==> flow/design.v <==
module memory_controller( CLK_48MHZ,RESET,SRAM_STATUS,READ_CMD, GEIG_DATA, MAG_DATA
,READ_ADDRESS,READ_CHIP_SELECT,WRITE_ADDRESS,WRITE_CHIP_SELECT
,NEXT_READ,NEXT_WRITE,DATA_OUT,ADDRESS_OUT,CHIP_SELECT,CMD_OUT);
input CLK_48MHZ,RESET,SRAM_STATUS, READ_CMD;
input [79:0] GEIG_DATA;
input [79:0] MAG_DATA;
output [17:0] READ_ADDRESS;
output READ_CHIP_SELECT;
output [17:0] WRITE_ADDRESS;
output WRITE_CHIP_SELECT;
output NEXT_READ, NEXT_WRITE;
output [15:0] DATA_OUT;
output [17:0] ADDRESS_OUT;
output CHIP_SELECT;
output [1:0] CMD_OUT;
reg [79:0] geig_prev;
reg [79:0] geig_buffer;
parameter new_geig_cmd =2'b01;
parameter num_geig_cycles = 5;
reg [79:0] mag_prev;
reg [79:0] mag_buffer;
parameter new_mag_cmd =2'b10;
parameter num_mag_cycles = 5;
reg [79:0] data_buffer;
reg read_prev;
parameter new_read_cmd = 2'b11;
reg [7:0] schedule;
reg [2:0] num_cycles;
reg [2:0] write_count;
reg busy_hold;
reg next_write;
reg next_read;
reg [17:0] address_out;
reg chip_select;
reg [15:0] data_out;
reg [1:0] cmd_out;
assign NEXT_WRITE = next_write;
assign NEXT_READ = next_read;
assign CMD_OUT = cmd_out;
assign ADDRESS_OUT=address_out;
assign CHIP_SELECT=chip_select;
assign DATA_OUT = data_out;
reg [17:0] r_address;
reg r_chip_select;
reg [17:0] w_address;
reg w_chip_select;
assign READ_ADDRESS = r_address;
assign READ_CHIP_SELECT = r_chip_select;
assign WRITE_ADDRESS = w_address;
assign WRITE_CHIP_SELECT = w_chip_select;
always @(posedge CLK_48MHZ or negedge RESET)
begin
if (RESET==1'b0) begin
    schedule = 8'b00000000;
    busy_hold = 1'b0;
    write_count=4'b0000;
    next_write<=0;
    next_read<=0;
    cmd_out<=2'b00;
    num_cycles=0;
    address_out<=17'b0;
    chip_select<=1'b0;
    data_out<=0;
    mag_prev=80'b0;
    geig_prev=80'b0;
    geig_buffer=80'b0;
    mag_buffer=80'b0;
    data_buffer=80'b0;
    read_prev=1'b0;
    r_address<=18'b0;
    r_chip_select<=1'b0;
    w_address<=18'b0;
    w_chip_select<=1'b0;
end else begin
if (schedule[1:0] ==2'b00) begin
    schedule=schedule>>2;
end
if (geig_prev!=GEIG_DATA) begin
    geig_buffer = GEIG_DATA;
    geig_prev = GEIG_DATA;
    if (schedule[1:0] == 2'b00) begin
        schedule[1:0] = new_geig_cmd;
    end else if (schedule[3:2] ==2'b00) begin
        schedule[3:2] = new_geig_cmd;
    end else if (schedule[5:4] == 2'b00) begin
        schedule[5:4] = new_geig_cmd;
    end else begin
        schedule[7:6] = new_geig_cmd;
    end
end else begin
    geig_prev= GEIG_DATA;
end
if (mag_prev!=MAG_DATA) begin
    mag_buffer = MAG_DATA;
    mag_prev = MAG_DATA;
    if (schedule[1:0] == 2'b00) begin
        schedule[1:0] = new_mag_cmd;
    end else if (schedule[3:2] ==2'b00) begin
        schedule[3:2] = new_mag_cmd;
    end else if (schedule[5:4] == 2'b00) begin
        schedule[5:4] = new_mag_cmd;
    end else begin
        schedule[7:6] = new_mag_cmd;
    end
end else begin
    mag_prev=MAG_DATA;
end
if ((READ_CMD ==1'b1) && (read_prev ==1'b0) && (RESET==1'b1))begin
    read_prev=READ_CMD;
    if (schedule[1:0] == 2'b00) begin
        schedule[1:0] = new_read_cmd;
    end else if (schedule[3:2] ==2'b00) begin
        schedule[3:2] = new_read_cmd;
    end else if (schedule[5:4] == 2'b00) begin
        schedule[5:4] = new_read_cmd;
    end else begin
        schedule[7:6] = new_read_cmd;
    end
end else begin
    read_prev = READ_CMD;
end
if (((schedule[1:0] == new_geig_cmd) || (schedule[1:0] == new_mag_cmd)) && (RESET==1'b1)) begin
    if ((schedule[1:0] == new_geig_cmd) && (write_count==0)) begin
        num_cycles=num_geig_cycles;
        data_buffer[79:0] = geig_buffer;
    end else if ((schedule[1:0] == new_mag_cmd) && (write_count==0)) begin
        num_cycles = num_mag_cycles;
        data_buffer[79:0]=mag_buffer;
    end
    if (write_count<num_cycles) begin
        if ((busy_hold==1) && (SRAM_STATUS==1)) begin
            cmd_out<=2'b00;
        end
        if ((busy_hold==1'b1)&&(SRAM_STATUS==1'b0)) begin
            next_write<=1'b1;
            if (next_write==1'b0) begin
                if (w_address == 18'b111111111111111111) begin
                    w_address <= 18'b000000000000000000;
                    w_chip_select <= !w_chip_select;
                end else begin
                    w_address <= w_address+1;
                end
            end
            data_buffer = data_buffer >>16;
            busy_hold=1'b0;
            write_count=write_count+1;
        end else if ((SRAM_STATUS==1'b0) && (busy_hold==0)) begin
            next_write<=1'b0;
            cmd_out<=2'b10;
            address_out<=WRITE_ADDRESS;
            chip_select<=WRITE_CHIP_SELECT;
            data_out<=data_buffer[15:0];
            busy_hold=1'b1;
        end
    end else if (write_count==num_cycles) begin
        write_count=0;
        schedule=schedule>>2;
    end
end else if ((schedule[1:0]==new_read_cmd) && (RESET==1'b1)) begin
    if (READ_ADDRESS == WRITE_ADDRESS) begin 
        schedule=schedule>>2;
    end else begin
        if ((SRAM_STATUS==1'b1) && (busy_hold==1)) begin
            cmd_out<=2'b00;
        end    
        if ((SRAM_STATUS==1'b0) && (busy_hold==1)) begin
            next_read<=1'b1;
            if (next_read==1'b0) begin
                if (r_address == 18'b111111111111111111) begin
                    r_address <= 18'b000000000000000000;
                    r_chip_select <= !r_chip_select;
                end else begin
                    r_address <= r_address+1;
                end
            end
            busy_hold=0;
            schedule=schedule>>2;
        end else if ((SRAM_STATUS==1'b0) && (busy_hold==0)) begin
            next_read<=1'b0;
            cmd_out<=2'b01;
            address_out<=READ_ADDRESS;
            chip_select<=READ_CHIP_SELECT;
            busy_hold=1'b1;
        end
    end
end
end  
end
endmodule
module sram_interface(CLK_48MHZ,RESET,ADDRESS_IN,DATA_IN,CMD_IN, CHIP_SELECT,
SRAM_D_IN, SRAM_D_OUT, SRAM_D_OE,
SRAM_A0,SRAM_A1,SRAM_A2,SRAM_A3,SRAM_A4,SRAM_A5,SRAM_A6,SRAM_A7,SRAM_A8,SRAM_A9,SRAM_A10,SRAM_A11,
SRAM_A12,SRAM_A13, SRAM_A14, SRAM_A15, SRAM_A16, SRAM_A17,
SRAM_SRBS0,SRAM_SRBS1,SRAM_SRBS2,SRAM_SRBS3,SRAM_CE,SRAM_WE,SRAM_OE,
STATUS,DATA_READ);
input CLK_48MHZ, RESET;
input [17:0] ADDRESS_IN;
input CHIP_SELECT;
input [15:0] DATA_IN;
input [1:0] CMD_IN;
output SRAM_A0,SRAM_A1,SRAM_A2,SRAM_A3,SRAM_A4,SRAM_A5,SRAM_A6,SRAM_A7,SRAM_A8,SRAM_A9,SRAM_A10,SRAM_A11,
SRAM_A12, SRAM_A13, SRAM_A14, SRAM_A15, SRAM_A16, SRAM_A17;
output SRAM_SRBS0,SRAM_SRBS1,SRAM_SRBS2,SRAM_SRBS3,SRAM_CE,SRAM_WE,SRAM_OE;
output STATUS;
output [15:0] DATA_READ;
input [31:0] SRAM_D_IN;
output [15:0] SRAM_D_OUT;
output SRAM_D_OE;
wire SRAM_D0,SRAM_D1,SRAM_D2,SRAM_D3,SRAM_D4,SRAM_D5,SRAM_D6,SRAM_D7,SRAM_D8,SRAM_D9,SRAM_D10,SRAM_D11,
SRAM_D12,SRAM_D13,SRAM_D14,SRAM_D15,SRAM_D16,SRAM_D17,SRAM_D18,SRAM_D19,SRAM_D20,SRAM_D21,SRAM_D22,SRAM_D23,
SRAM_D24,SRAM_D25,SRAM_D26,SRAM_D27,SRAM_D28,SRAM_D29,SRAM_D30,SRAM_D31;
assign {SRAM_D31,SRAM_D30,SRAM_D29,SRAM_D28,SRAM_D27,SRAM_D26,SRAM_D25,SRAM_D24,
        SRAM_D23,SRAM_D22,SRAM_D21,SRAM_D20,SRAM_D19,SRAM_D18,SRAM_D17,SRAM_D16,
        SRAM_D15,SRAM_D14,SRAM_D13,SRAM_D12,SRAM_D11,SRAM_D10,SRAM_D9,SRAM_D8,
        SRAM_D7,SRAM_D6,SRAM_D5,SRAM_D4,SRAM_D3,SRAM_D2,SRAM_D1,SRAM_D0} = SRAM_D_IN;
reg [15:0] dout;     
reg [15:0] dread;    
reg [17:0] address;  
reg ce,we,oe,srbs0,srbs1,srbs2,srbs3;    
reg weVAL;                   
reg busy;                    
reg write_cycle;             
reg [3:0] write_counter;     
reg read_cycle;              
reg [3:0] read_counter;      
assign SRAM_A0 = address[0];
assign SRAM_A1 = address[1];
assign SRAM_A2 = address[2];
assign SRAM_A3 = address[3];
assign SRAM_A4 = address[4];
assign SRAM_A5 = address[5];
assign SRAM_A6 = address[6];
assign SRAM_A7 = address[7];
assign SRAM_A8 = address[8];
assign SRAM_A9 = address[9];
assign SRAM_A10 = address[10];
assign SRAM_A11 = address[11];
assign SRAM_A12 = address[12];
assign SRAM_A13 = address[13];
assign SRAM_A14 = address[14];
assign SRAM_A15 = address[15];
assign SRAM_A16 = address[16];
assign SRAM_A17 = address[17];
assign SRAM_D_OUT = dout;
assign SRAM_D_OE = weVAL;
assign DATA_READ[0] = dread[0];
assign DATA_READ[1] = dread[1];
assign DATA_READ[2] = dread[2];
assign DATA_READ[3] = dread[3];
assign DATA_READ[4] = dread[4];
assign DATA_READ[5] = dread[5];
assign DATA_READ[6] = dread[6];
assign DATA_READ[7] = dread[7];
assign DATA_READ[8] = dread[8];
assign DATA_READ[9] = dread[9];
assign DATA_READ[10] = dread[10];
assign DATA_READ[11] = dread[11];
assign DATA_READ[12] = dread[12];
assign DATA_READ[13] = dread[13];
assign DATA_READ[14] = dread[14];
assign DATA_READ[15] = dread[15];
assign SRAM_CE = ce;
assign SRAM_WE = we;
assign SRAM_OE = oe;
assign SRAM_SRBS0 = srbs0;
assign SRAM_SRBS1 = srbs1;
assign SRAM_SRBS2 = srbs2;
assign SRAM_SRBS3 = srbs3;
assign STATUS=busy;
always @(negedge CLK_48MHZ or negedge RESET)
begin
if (RESET==1'b0) begin
    dout = 16'b0;
    dread <= 16'b0;
    address = 18'b0;
    ce = 1'b0;
    we = 1'b1;
    oe = 1'b1;
    srbs0 = 1'b1;
    srbs1 = 1'b1;
    srbs2 = 1'b1;
    srbs3 = 1'b1;
    weVAL = 1'b0;
    write_cycle =1'b0;
    write_counter = 4'b0;
    read_counter = 4'b0;
    read_cycle = 1'b0;
    busy = 1'b0;
end else begin
    if (busy==0) begin
        if (CMD_IN==2) begin
            write_cycle=1;
        end else if (CMD_IN==1) begin
            read_cycle=1;
        end
    end
    if (write_cycle==1'b1) begin
        if (write_counter==0) begin
            busy=1'b1;
            address = ADDRESS_IN;
            if (CHIP_SELECT==1'b0) begin
                srbs0=1'b0;
                srbs1=1'b0;
                srbs2=1'b1;
                srbs3=1'b1;
            end else begin
                srbs0=1'b1;
                srbs1=1'b1;
                srbs2=1'b0;
                srbs3=1'b0;
            end
            oe=1'b1;
            we=1'b0;
            ce=1'b0;
            weVAL=1'b1;
            dout=DATA_IN;
            write_counter=write_counter+1;
        end else if (write_counter==1) begin
            srbs0=1'b1;
            srbs1=1'b1;
            srbs2=1'b1;
            srbs3=1'b1;
            oe=1'b1;
            we=1'b1;
            ce=1'b0;
            weVAL=1'b0;
            write_counter=0;
            write_cycle=1'b0;
            busy=1'b0;
        end
    end  
    if (read_cycle==1'b1) begin
        if (read_counter==0) begin
            busy=1'b1;
            address = ADDRESS_IN;  
            ce=1'b0;
            oe=1'b0;
            we=1'b1;
            if (CHIP_SELECT==1'b0) begin
                srbs0=1'b0;
                srbs1=1'b0;
                srbs2=1'b1;
                srbs3=1'b1;
            end else begin
                srbs0=1'b1;
                srbs1=1'b1;
                srbs2=1'b0;
                srbs3=1'b0;
            end
            read_counter=read_counter+1;
        end else if (read_counter==1) begin
            if (CHIP_SELECT==1'b0) begin
                dread[0]<=SRAM_D0;
                dread[1]<=SRAM_D1;
                dread[2]<=SRAM_D2;
                dread[3]<=SRAM_D3;
                dread[4]<=SRAM_D4;
                dread[5]<=SRAM_D5;
                dread[6]<=SRAM_D6;
                dread[7]<=SRAM_D7;
                dread[8]<=SRAM_D8;
                dread[9]<=SRAM_D9;
                dread[10]<=SRAM_D10;
                dread[11]<=SRAM_D11;
                dread[12]<=SRAM_D12;
                dread[13]<=SRAM_D13;
                dread[14]<=SRAM_D14;
                dread[15]<=SRAM_D15;
            end else begin
                dread[0]<=SRAM_D16;
                dread[1]<=SRAM_D17;
                dread[2]<=SRAM_D18;
                dread[3]<=SRAM_D19;
                dread[4]<=SRAM_D20;
                dread[5]<=SRAM_D21;
                dread[6]<=SRAM_D22;
                dread[7]<=SRAM_D23;
                dread[8]<=SRAM_D24;
                dread[9]<=SRAM_D25;
                dread[10]<=SRAM_D26;
                dread[11]<=SRAM_D27;
                dread[12]<=SRAM_D28;
                dread[13]<=SRAM_D29;
                dread[14]<=SRAM_D30;
                dread[15]<=SRAM_D31;
            end
            read_counter=read_counter+1;
        end else if (read_counter == 2) begin
            oe=1'b1;
            we=1'b1;
            srbs0=1'b1;
            srbs1=1'b1;
            srbs2=1'b1;
            srbs3=1'b1;
            ce=1'b0;
            read_cycle=1'b0;
            read_counter=0;
            busy=1'b0;
        end
    end  
end  
end  
endmodule
module sram_logger(
    input         CLK_48MHZ,
    input         RESET,           
    input         READ_CMD,
    input  [79:0] GEIG_DATA,
    input  [79:0] MAG_DATA,
    input  [31:0] SRAM_D_IN,
    output [17:0] SRAM_A,
    output [3:0]  SRAM_SRBS,
    output        SRAM_CE,
    output        SRAM_WE,
    output        SRAM_OE,
    output [15:0] SRAM_D_OUT,
    output        SRAM_D_OE,
    output [15:0] DATA_READ,
    output [17:0] W_ADDRESS,
    output        W_CHIP_SELECT,
    output [17:0] R_ADDRESS,
    output        R_CHIP_SELECT
);
wire        sram_status;
wire        chip_select;
wire [15:0] data_out;
wire [17:0] address_out;
wire [1:0]  cmd_out;
memory_controller memory_controller_0(
    .CLK_48MHZ         ( CLK_48MHZ ),
    .RESET             ( RESET ),
    .SRAM_STATUS       ( sram_status ),
    .READ_CMD          ( READ_CMD ),
    .GEIG_DATA         ( GEIG_DATA ),
    .MAG_DATA          ( MAG_DATA ),
    .READ_ADDRESS      ( R_ADDRESS ),
    .READ_CHIP_SELECT  ( R_CHIP_SELECT ),
    .WRITE_ADDRESS     ( W_ADDRESS ),
    .WRITE_CHIP_SELECT ( W_CHIP_SELECT ),
    .NEXT_READ         ( ),
    .NEXT_WRITE        ( ),
    .DATA_OUT          ( data_out ),
    .ADDRESS_OUT       ( address_out ),
    .CHIP_SELECT       ( chip_select ),
    .CMD_OUT           ( cmd_out )
);
sram_interface sram_interface_0(
    .CLK_48MHZ   ( CLK_48MHZ ),
    .RESET       ( RESET ),
    .ADDRESS_IN  ( address_out ),
    .DATA_IN     ( data_out ),
    .CMD_IN      ( cmd_out ),
    .CHIP_SELECT ( chip_select ),
    .SRAM_D_IN   ( SRAM_D_IN ),
    .SRAM_D_OUT  ( SRAM_D_OUT ),
    .SRAM_D_OE   ( SRAM_D_OE ),
    .SRAM_A0 ( SRAM_A[0] ),   .SRAM_A1 ( SRAM_A[1] ),   .SRAM_A2 ( SRAM_A[2] ),
    .SRAM_A3 ( SRAM_A[3] ),   .SRAM_A4 ( SRAM_A[4] ),   .SRAM_A5 ( SRAM_A[5] ),
    .SRAM_A6 ( SRAM_A[6] ),   .SRAM_A7 ( SRAM_A[7] ),   .SRAM_A8 ( SRAM_A[8] ),
    .SRAM_A9 ( SRAM_A[9] ),   .SRAM_A10 ( SRAM_A[10] ), .SRAM_A11 ( SRAM_A[11] ),
    .SRAM_A12 ( SRAM_A[12] ), .SRAM_A13 ( SRAM_A[13] ), .SRAM_A14 ( SRAM_A[14] ),
    .SRAM_A15 ( SRAM_A[15] ), .SRAM_A16 ( SRAM_A[16] ), .SRAM_A17 ( SRAM_A[17] ),
    .SRAM_SRBS0 ( SRAM_SRBS[0] ), .SRAM_SRBS1 ( SRAM_SRBS[1] ),
    .SRAM_SRBS2 ( SRAM_SRBS[2] ), .SRAM_SRBS3 ( SRAM_SRBS[3] ),
    .SRAM_CE ( SRAM_CE ),
    .SRAM_WE ( SRAM_WE ),
    .SRAM_OE ( SRAM_OE ),
    .STATUS  ( sram_status ),
    .DATA_READ ( DATA_READ )
);
endmodule
==> reports on sram_logger <==
======== From RTL to reports: sram_logger ========
Tool output for the design above before and after an edit, in the order of the flow.
"original" refers to lines of the RTL above, "edited" to lines of the edited file.
"difference": "edited" minus "original" as printed here.
Library cell names are shortened.
The mark - stands for no value.
inputs
  design top .............................. sram_logger
  clock input ............................. CLK_48MHZ
  standard-cell library ................... sky130hd
  library corner .......................... tt_025C_1v80

======== The edit ========
The edit as a unified diff against the file above.
This change comes from a script, not from a designer. The edited design behaves differently; no optimisation was intended.
begin of diff
@@ -225,5 +225,7 @@
 reg [3:0] read_counter;      
 assign SRAM_A0 = address[0];
-assign SRAM_A1 = address[1];
+reg SRAM_A1_reg;
+always @(negedge CLK_48MHZ) SRAM_A1_reg <= address[1];
+assign SRAM_A1 = SRAM_A1_reg;
 assign SRAM_A2 = address[2];
 assign SRAM_A3 = address[3];
end of diff

======== Elaborated design ========
Source: Yosys, flattened and elaborated, memories not mapped. Widths are those after wreduce. Registers that Yosys merges into a memory's read port (data or address) are not register bits. Print and check cells do not count. Equal cells are merged and count once.
storage and ports
  what                        original  edited  difference
  bits in registers           562       563     +1
  word-level cells            299       300     +1
  output and inout port bits  96        96      0
cells by class
  what                       original  edited  difference
  reduce/logical cells       44        44      0
  order comparisons          1         1       0
  bitwise operators          9         9       0
  mux-type cells             172       172     0
  eq/ne operators            17        17      0
  add/subtract/negate cells  5         5       0
Operator kinds equal on both sides are left out: 36.

======== Longest topological paths ========
Yosys ltp: most cells in a row. Word level: on the elaborated netlist, between registers, memories and ports. Mapped: between sequential cells and ports; inverters and the memories' decode and read muxes count.
logic depth
  what                           original  edited  difference
  depth after elaboration        26        26      0
  ABC_AREA                       0         0       -
  depth in mapped cells          26        26      0
  gate-level depth less buffers  21        21      0

======== Synthesis result ========
Source: synth_stat.txt of the flow (Yosys; design flattened, memories mapped). It holds for the ABC_AREA given above (unset counts as 0); a run with the other value may have another netlist.
cell types
  type      original  edited  difference
  mux2_2    24        34      +10
  mux2_1    9         0       -9
  clkbuf_1  114       106     -8
  xor2_1    16        24      +8
  inv_1     74        67      -7
  nor2_1    59        52      -7
  nand3_1   21        27      +6
  clkbuf_2  0         6       +6
  nand2_1   444       439     -5
  buf_2     22        26      +4
  xnor2_1   188       185     -3
  or3_1     3         6       +3
  o21ai_0   152       150     -2
  a21oi_1   65        67      +2
  nand4_1   50        52      +2
  a21boi_0  42        40      -2
  buf_4     34        32      -2
  o221ai_1  18        16      -2
Cell types equal on both sides are left out: 19.
The list need not be complete.
mapped netlist
  what                   original  edited   difference
  mapped flip-flops      560       561      +1
  sequential area (µm²)  14020.9   14041.0  +20.1
  mapped cells           2416      2409     -7
  mapped area (µm²)      25354.3   25409.4  +55.1
  buffer cells           178       178      0
The figures by module come from a second, unflattened synthesis with its own total; it is not the netlist above.
second synthesis, totals
  what                                           original  edited   difference
  cell total of the unflattened synthesis        2255      2256     +1
  area total of the unflattened synthesis (µm²)  25020.2   25040.3  +20.1
Each row is one instance without its submodules.
by module, original
  module             times used  area (µm²)  cells
  memory_controller  1           21972.3     1993
  sram_interface     1           3047.9      262
  sram_logger        1           0.0         0
by module, edited
  module             times used  area (µm²)  cells
  memory_controller  1           21972.3     1993
  sram_interface     1           3067.9      263
  sram_logger        1           0.0         0

======== Layout results ========
Both versions went through the flow (Yosys, OpenROAD) with the same settings in each pair. Constraints: input delay and output delay 20% of the set period each, output load 0.01 pF.
flow settings, pair A
  CORE_UTILIZATION ........................ 40
  period_ns ............................... 10.0
  CAP_MARGIN .............................. 20
  CORE_MARGIN ............................. 2
  SLEW_MARGIN ............................. 20
final reports, pair A
  what                                          original  edited   difference
  worst setup slack after layout (ns)           1.298     1.314    +0.016
  setup TNS (ns)                                0.000     0.000    0.000
  mapped cell area after synthesis (µm²)        25354.3   25409.4  +55.1
  utilization after layout (%)                  48.9      49.2     +0.3
  standard-cell area of the final layout (µm²)  30708.2   30992.2  +284.0
  total power of the final layout (uW)          4860      5063     +203
  full die area (µm²)                           65415.7   65556.5  +140.8
  worst hold slack in the final report (ns)     0.328     0.327    -0.001
flow settings, pair B
  ABC_AREA ................................ 1
  CAP_MARGIN .............................. 25
  CORE_MARGIN ............................. 3
  CORE_UTILIZATION ........................ 38
  CTS_CLUSTER_SIZE ........................ 83
  GPL_TIMING_DRIVEN ....................... 1
  MAX_ROUTING_LAYER ....................... met4
  PLACE_DENSITY ........................... 0.52
  TNS_END_PERCENT ......................... 15
  period_ns ............................... 5.02
  SLEW_MARGIN ............................. 20
final reports, pair B
  what                                          original  edited   difference
  worst setup slack after layout (ns)           0.079     0.067    -0.012
  setup TNS (ns)                                0.000     0.000    0.000
  mapped cell area after synthesis (µm²)        26593.0   26789.4  +196.4
  utilization after layout (%)                  49.8      50.9     +1.1
  standard-cell area of the final layout (µm²)  34358.0   35227.5  +869.5
  total power of the final layout (uW)          12875     12760    -115
  full die area (µm²)                           73191.9   73720.4  +528.5
  worst hold slack in the final report (ns)     0.327     0.330    +0.003
"total power of the final layout": no workload was simulated; the value follows from the tool's default switching activity.
